==> flow/design.v <==
`timescale 1ns/10ps
module ELA(clk, rst, ready, in_data, data_rd, req, wen, addr, data_wr, done);
	input					clk;
	input					rst;
	input					ready;
	input			[7:0]	in_data;
	input			[7:0]	data_rd;
	output	reg				req;
	output	reg				wen;
	output	reg		[12:0]	addr;
	output	reg		[7:0]	data_wr;
	output	reg				done;
reg					[7:0]	S_buffer	[127:0];
reg					[7:0]	L_buffer	[2:0];
reg					[8:0]	result;
reg					[2:0]	control;
reg					[7:0]	timer_s;
wire				[8:0]	d11;
wire				[8:0]	d22;
wire				[8:0]	d33;
wire				[7:0]	d1;
wire				[7:0]	d2;
wire				[7:0]	d3;
assign 				d11 = (L_buffer[2] - S_buffer[0]);
assign				d22 = (L_buffer[1] - S_buffer[1]);
assign				d33 = (L_buffer[0] - S_buffer[2]);
assign 				d1 = d11[8] ? -d11[7:0] : d11[7:0];
assign				d2 = d22[8] ? -d22[7:0] : d22[7:0];
assign				d3 = d33[8] ? -d33[7:0] : d33[7:0];
reg					[1:0]	min;
reg         		[2:0]	state;
reg         		[2:0]	next_state;
parameter   		Rowf      	= 3'd0;
parameter   		comp      	= 3'd1;
parameter   		read       	= 3'd2;
parameter   		fish       	= 3'd3;
parameter   		stop        = 3'd4;
integer 			i;
always @(posedge clk or posedge rst)
begin
	if (rst)
	begin
		timer_s <= 8'd0;
	end
	else if ((control == 3'd0 && timer_s == 8'd130) || (control == 3'd1 && timer_s == 8'd131) ||(control == 3'd2 && timer_s == 8'd128) || control == 3'd4)
	begin
		timer_s <= 8'd0;
	end
	else
	begin
		timer_s <= timer_s + 8'd1;
	end
end
always @(posedge clk or posedge rst)
begin
	if (rst)
	begin
		req <= 1'd0;
	end
	else if (timer_s == 8'd0 && !(control == 3'd2) && !(control == 3'd4))
	begin
		req <= 1'd1;
	end
	else
	begin
		req <= 1'd0;
	end
end
always @(posedge clk)
begin
	if (rst)
	begin
	end
	else if ((control == 3'd0 && timer_s >= 8'd129) || (control == 3'd1 && timer_s == 8'd0) || (control == 3'd2 && timer_s == 8'd128))
	begin
	end
	else if (control == 3'd2)
	begin
		S_buffer[0] <= S_buffer[127];
		for(i=1; i<128; i=i+1)
		begin
			S_buffer[i] <= S_buffer[i-1];
		end
	end
	else if (timer_s <= 8'd128)
	begin
		S_buffer[0] <= in_data;
		for(i=1; i<128; i=i+1)
		begin
			S_buffer[i] <= S_buffer[i-1];
		end
	end
end
always @(posedge clk or posedge rst) 
begin
	if (rst) 
	begin
		L_buffer[0] <= 8'd0;
		L_buffer[2] <= 8'd0;
		L_buffer[1] <= 8'd0;
	end
	else if ((control == 3'd0 && timer_s >= 8'd129) || (control == 3'd1 && timer_s == 8'd0) || (control == 3'd2 && timer_s == 8'd128))
	begin
		L_buffer[0] <= L_buffer[0];
		L_buffer[2] <= L_buffer[2];
		L_buffer[1] <= L_buffer[1];
	end
	else if (control == 3'd2)
	begin
		L_buffer[0] <= L_buffer[2];
		L_buffer[2] <= L_buffer[1];
		L_buffer[1] <= L_buffer[0];
	end
	else if (timer_s <= 8'd128)
	begin
		L_buffer[0] <= S_buffer[127];
		L_buffer[2] <= L_buffer[1];
		L_buffer[1] <= L_buffer[0];
	end
end
always @(*)
begin
	if (timer_s == 8'd3)
	begin
		min = 2'd2;
	end
	else if ((d1 == d3) && (d2 == d3))
	begin
		min = 2'd0;
	end
	else if (d1 <= d3)
	begin
		if (d2 <= d1)
		begin
			min = 2'd2;
		end
		else 
		begin
			min = 2'd1;
		end
	end
	else 
	begin
		if (d2 <= d3)
		begin
			min = 2'd2;
		end
		else 
		begin
			min = 2'd3;
		end
	end
end
always @(posedge clk or posedge rst)
begin
	if (rst) 
	begin
		result <= 9'd0;
	end
	else if (control == 3'd1)
	begin
		if (timer_s == 8'd130)
		begin
			result <= ((S_buffer[0] + L_buffer[0]) >> 1);
		end
		else
		begin
			case(min)
			2'd0: result <= ((S_buffer[0] + (S_buffer[1] * 2) + S_buffer[2] + L_buffer[0] + (L_buffer[1] * 2) + L_buffer[2]) / 8);
			2'd1: result <= ((S_buffer[0] + L_buffer[2]) >> 1);
			2'd2: result <= ((S_buffer[1] + L_buffer[1]) >> 1);
			2'd3: result <= ((S_buffer[2] + L_buffer[0]) >> 1);
			endcase
		end
	end
end
always @(posedge clk or posedge rst)
 begin
	if (rst) 
	begin
		wen <= 1'd0;
	end
	else if (control == 3'd3 || control == 3'd4)
	begin
		wen <= 1'd0;
	end
	else
	begin
		wen <= 1'd1;
	end
end
always @(posedge clk or posedge rst) 
begin
	if (rst) 
	begin
		addr <= 13'd0;
	end
	else if((control == 3'd0 && timer_s <= 8'd2) || (control == 3'd1 && timer_s <= 8'd4) || control == 3'd4)
	begin
		addr <= addr;
	end
	else 
	begin
		addr <= addr + 13'd1;	
	end
end
always @(posedge clk or posedge rst) 
begin
	if (rst) 
	begin
		data_wr <= 8'd0;
	end
	else if (control == 3'd0)
	begin
		data_wr <= S_buffer[0];
	end
	else if (control == 3'd1)
	begin
		data_wr <= result;
	end
	else
	begin
		data_wr <= S_buffer[127];
	end
end
always @(posedge clk or posedge rst) 
begin
	if (rst) 
	begin
		done <= 1'd0;
	end
	else if (control == 3'd3) 
	begin
		done <= 1'd1;
	end
end
always @(posedge clk or posedge rst)
begin
    if (rst)	state <= stop;
    else 		state <= next_state;
end
always @(*) 
begin
    case(state)
    	stop:
    	begin
    		if(ready == 1'b0) next_state = stop;
    		else              next_state = Rowf;
    	end
    	Rowf :
    	begin
    		if(timer_s == 8'd130) next_state = comp;
    		else                 next_state = Rowf;
    	end
    	comp :
    	begin
    		if(timer_s == 8'd131) next_state = read;
    		else                 next_state = comp;
    	end
    	read :
    	begin
    		if(addr == 13'd8062)      next_state = fish;
    		else if(timer_s == 8'd128)next_state = comp;
    		else                     next_state = read;
    	end
    	fish : next_state = fish;
    	default : next_state = stop;
    endcase
end
always @(*) 
begin
    case(state)
    	Rowf : control = 3'd0;
    	comp : control = 3'd1;
    	read : control = 3'd2;
    	fish : control = 3'd3;
    	stop : control = 3'd4;
    	default : control = 3'd4;
    endcase
end
endmodule
* From RTL to reports: ELA *
Tool output for the design above, in the order of the flow.
Lines are those of the file above, counted from 1.
Operators carry their Yosys type and port widths (W data, S select, Z words).
The mark -- stands for no value.

design
  design top = ELA
  clock input = clk
  cell library = sky130hd
  timing corner = tt_025C_1v80

* Word level *
Source: Yosys, flattened and elaborated. Widths are those after wreduce. Registers that Yosys merges into a memory's read port (data or address) are not register bits. Print and check cells do not count. Equal cells are merged and count once.

bit counts
  bits in registers = 1091
  input bits = 19
  output and inout port bits = 24

operators by class
  reduce/logical cells = 27
  equal/unequal tests = 18
  multiplexer cells = 284
  $lt $le $gt $ge = 7
  bitwise logic cells = 2
  $add $sub $neg = 17

operators with widths
  kind                     count
  $mux W8                  269
  $add A8 B8 Y9            4
  $pmux W8 S4              1
  $sub A8 B8 Y9            3
  $le A8 B8 Y1             3
  $eq A8 B8 Y1 const B     3
  $neg A8 Y8               3
  $add A11 B8 Y11          2
  $eq A8 B8 Y1             2
  $pmux W3 S5              1
  $mux W2                  7
  $add A13 B1 Y13 const B  1
  $eq A13 B13 Y1 const B   1
  $eq A3 B2 Y1 const B     4
  $pmux W3 S4              1
  $add A10 B8 Y11          1
  $add A11 B9 Y11          1
  $logic_and A1 B1 Y1      10
  $add A8 B9 Y10           1
  $logic_or A1 B1 Y1       8
  $add A8 B1 Y8 const B    1
  $le A8 B2 Y1 const B     1
  $eq A8 B2 Y1 const B     1
  $le A8 B3 Y1 const B     1
  $ge A8 B8 Y1 const B     1
  $le A8 B8 Y1 const B     1
  $logic_not A8 Y1         1
  $eq A3 B1 Y1 const B     2

Other operator kinds: 12; their cells: 20.

* Depth *
Yosys ltp: most cells in a row. Word level: on the elaborated netlist, between registers, memories and ports. Mapped: between sequential cells and ports; inverters and the memories' decode and read muxes count.

depth
  word-level depth = 11
  ABC_AREA = 0
  mapped depth = 23
  depth with buffers taken out = 22

* After synthesis *
Source: synth_stat.txt of the flow (Yosys; design flattened, memories mapped). It holds for the ABC_AREA given above (unset counts as 0); a run with the other value may have another netlist.

cell types
  cell type                  count
  sky130_fd_sc_hd__edfxtp_1  1024
  sky130_fd_sc_hd__dfrtp_1   68
  sky130_fd_sc_hd__ha_1      96
  sky130_fd_sc_hd__fa_1      38
  sky130_fd_sc_hd__xnor2_1   47
  sky130_fd_sc_hd__a21oi_1   63
  sky130_fd_sc_hd__inv_1     79
  sky130_fd_sc_hd__nor2_1    78
  sky130_fd_sc_hd__xor2_1    30
  sky130_fd_sc_hd__mux2_2    19
  sky130_fd_sc_hd__o21ai_0   39
  sky130_fd_sc_hd__nand2_1   43
  sky130_fd_sc_hd__o21bai_1  17
  sky130_fd_sc_hd__mux2i_1   11
  sky130_fd_sc_hd__nand2b_1  16
  sky130_fd_sc_hd__a22oi_1   13
  sky130_fd_sc_hd__nand3_1   17
  sky130_fd_sc_hd__nand4_1   12

Not listed: further types 65, cells in them 186.

mapped netlist
  buffers = 26
  mapped flip-flops = 1093
  synthesis area = 0.038577 mm²
  standard cells after synthesis = 1896
  area of sequential cells = 0.0324774 mm²

* Path before layout *
OpenSTA on the mapped netlist: ideal clock, no wires. The path of least setup slack (recovery checks aside). Input and output delay are each 20% of the period. Register names are those of the netlist, which keeps one name where synthesis merged equal registers.

timing path after synthesis
  path kind = input to register
  start = input port rst
  end = register S_buffer[0][0]
  launch time at the first pin = 2000 ps
  library setup time = 1525 ps
  path slack = -18059 ps
  arrival = 26534 ps
  clock period = 10000 ps
  path delay = 26059 ps
  driving pins on the path = 2
  data required time = 8475 ps
  synthesis period reached = 28059 ps

"path delay" is the arrival time less input delay plus setup time.
"driving pins on the path": output pins that drive a net of the path, with the launching flip-flop's if there is one; two outputs of one cell count as two.
"synthesis period reached" is the clock period less the worst setup slack; recovery checks do not enter. This is arithmetic on one report: input and output delays are still those of the set period (20% each).
The rows between start and end are the longest chain of elaborated cells between them; the timing report does not say that the signal goes this way. Where chains are equally long, one stands for them.
Each line given opens the expression or statement behind the cell; cells for indexed reads and writes are added by Yosys, which also makes memories of some case tables.

on the way, after synthesis
  cells stage by stage = sky130_fd_sc_hd__inv_1 sky130_fd_sc_hd__and2_1
  length of the longest elaborated chain = 2
  elaborated cells on any way between the ends = 2
  classes of those cells = 1 x logic; 1 x reduce/logical

ends and longest elaborated chain, after synthesis
  what                line  source
  start: declaration  4     input rst;
  $not A1 Y1          --
  $reduce_and A3 Y1   --
  end: assignment     79    S_buffer[0] <= S_buffer[127];
  end: assignment     87    S_buffer[0] <= in_data;
  end: declaration    13    reg [7:0] S_buffer [127:0];

* Timing after layout *
Path of least setup slack in the final report of run A (OpenROAD, finished layout, wires in). Where an end is a register, its clock arrival counts in the times.
The report prints the path's times to 10 ps; the period is as set.

timing path post-layout
  path kind = register to register
  start = register L_buffer[1][1]
  end = register result[3]
  library setup time = 140 ps
  launch time at the first pin = 710 ps
  path slack = 3440 ps
  clock period = 10000 ps
  arrival = 7120 ps
  data required time = 10560 ps
  driving pins on the path = 19

The rows between start and end are the longest chain of elaborated cells between them; the timing report does not say that the signal goes this way. Where chains are equally long, one stands for them.
A register here has more assigning lines than the two given.

on the way, post-layout
  cells stage by stage = sky130_fd_sc_hd__dfrtp_1 sky130_fd_sc_hd__inv_1 sky130_fd_sc_hd__fa_1 sky130_fd_sc_hd__nand2b_1 sky130_fd_sc_hd__a21o_1 sky130_fd_sc_hd__a2bb2oi_1 sky130_fd_sc_hd__a41oi_1 sky130_fd_sc_hd__xnor2_1 sky130_fd_sc_hd__xnor2_1 sky130_fd_sc_hd__ha_1 sky130_fd_sc_hd__nand3_1 sky130_fd_sc_hd__nor2_1 sky130_fd_sc_hd__a22o_1 sky130_fd_sc_hd__a31oi_1 sky130_fd_sc_hd__nand2_1 sky130_fd_sc_hd__or3_1 sky130_fd_sc_hd__mux2_4 sky130_fd_sc_hd__a221oi_1 sky130_fd_sc_hd__o21ai_1
  length of the longest elaborated chain = 11
  elaborated cells on any way between the ends = 21
  classes of those cells = 5 x add/sub; 2 x compare; 4 x eq/ne; 8 x mux; 2 x reduce/logical

ends and longest elaborated chain, post-layout
  what                line  source
  start: declaration  14    reg [7:0] L_buffer [2:0];
  start: assignment   106   L_buffer[1] <= L_buffer[1];
  start: assignment   112   L_buffer[1] <= L_buffer[0];
  $sub A8 B8 Y9       25    assign d22 = (L_buffer[1] - S_buffer[1]);
  $neg A8 Y8          28    assign d2 = d22[8] ? -d22[7:0] : d22[7:0];
  $mux W8             28
  $le A8 B8 Y1        144   if (d2 <= d3)
  $mux W1             144
  $mux W2             131   else if (d1 <= d3)
  $mux W2             127   else if ((d1 == d3) && (d2 == d3))
  $mux W2             123   if (timer_s == 8'd3)
  $eq A2 B2 Y1        168   case(min)
  $pmux W8 S4         168
  $mux W8             162   if (timer_s == 8'd130)
  end: assignment     164   result <= ((S_buffer[0] + L_buffer[0]) >> 1);
  end: assignment     169   2'd0: result <= ((S_buffer[0] + (S_buffer[1] * 2) + S_buffer[2] + L_buffer[0] + (L_buffer[1] * 2) + L_buffer[2 ...

Appendix: measured runs

Settings and measured results of 6 stored flow runs for module ELA (sky130hd), not sorted in any way. The constraints put input and output delay at 20% of the set period each and load the outputs with 0.01 pF.
"clock period achieved": clock period set for the run, less the worst setup slack. It is reckoned from that one timing run; input and output delays stay at 20% of the period that was set.
"time on the worst setup path" means the part of the period allowed to the worst setup path (the constraints hold back 20% at inputs and 20% at outputs) less its slack; where the path has registers, the arrival times of their clocks count too.
"power": no workload was simulated; the value follows from the tool's default switching activity.
"time on the worst setup path" is known to 10 ps.
A setting shown as - is not set for that run.

setting or result                      run A                 run B                 run C                 run D                 run E                 run F
ABC_AREA                               0                     1                     -                     0                     1                     -
CAP_MARGIN                             10                    20                    20                    40                    20                    20
CELL_PAD_IN_SITES_DETAIL_PLACEMENT     2                     -                     -                     2                     -                     2
CELL_PAD_IN_SITES_GLOBAL_PLACEMENT     3                     -                     -                     -                     -                     -
CORE_MARGIN                            8                     2                     2                     9                     2                     2
CORE_UTILIZATION                       38                    32                    40                    22                    48                    40
CTS_CLUSTER_SIZE                       40                    53                    -                     77                    17                    -
GPL_ROUTABILITY_DRIVEN                 0                     -                     -                     1                     -                     -
HOLD_SLACK_MARGIN                      0.2                   -                     -                     -                     -                     -
MAX_ROUTING_LAYER                      met4                  met4                  -                     met4                  met4                  -
MIN_ROUTING_LAYER                      met2                  met2                  -                     -                     -                     met2
SETUP_SLACK_MARGIN                     0.5                   2.43                  -                     0.54                  0.12                  -0.81
TNS_END_PERCENT                        5                     40                    -                     -                     -                     90
period_ns                              10.0                  10.9                  9.67                  5.09                  9.07                  10.0
SLEW_MARGIN                            20                    20                    20                    0                     15                    20
CORE_ASPECT_RATIO                      -                     0.6                   -                     -                     1.69                  -
CTS_CLUSTER_DIAMETER                   -                     70                    -                     229                   312                   -
PLACE_DENSITY                          -                     0.59                  -                     -                     -                     -
GPL_TIMING_DRIVEN                      -                     -                     -                     -                     1                     0
PLACE_DENSITY_LB_ADDON                 -                     -                     -                     -                     0.15                  -
Yosys chip area after synthesis (mm²)  0.038577              0.0386971             0.038577              0.038577              0.0386971             0.038577
die outline area (mm²)                 0.111971              0.123818              0.0989417             0.190751              0.0829845             0.0989417
standard-cell area after layout (mm²)  0.04432               0.0422568             0.0441336             0.0439909             0.0425708             0.0449256
final utilization                      0.438                 0.353                 0.463                 0.253                 0.532                 0.471
worst slack on setup checks (ps)       3439                  5550                  3723                  -99                   4137                  3355
total negative slack (ps)              0                     0                     0                     -179                  0                     0
smallest hold slack (ps)               402                   365                   399                   397                   409                   410
power (W)                              0.009885              0.007652              0.009954              0.014935              0.010071              0.010234
clock period achieved (ps)             6561                  5350                  5947                  5189                  4933                  6645
time on the worst setup path (ps)      6560                  5350                  5950                  5190                  4930                  6640
kind of the worst setup path           register to register  register to register  register to register  register to register  register to register  register to register
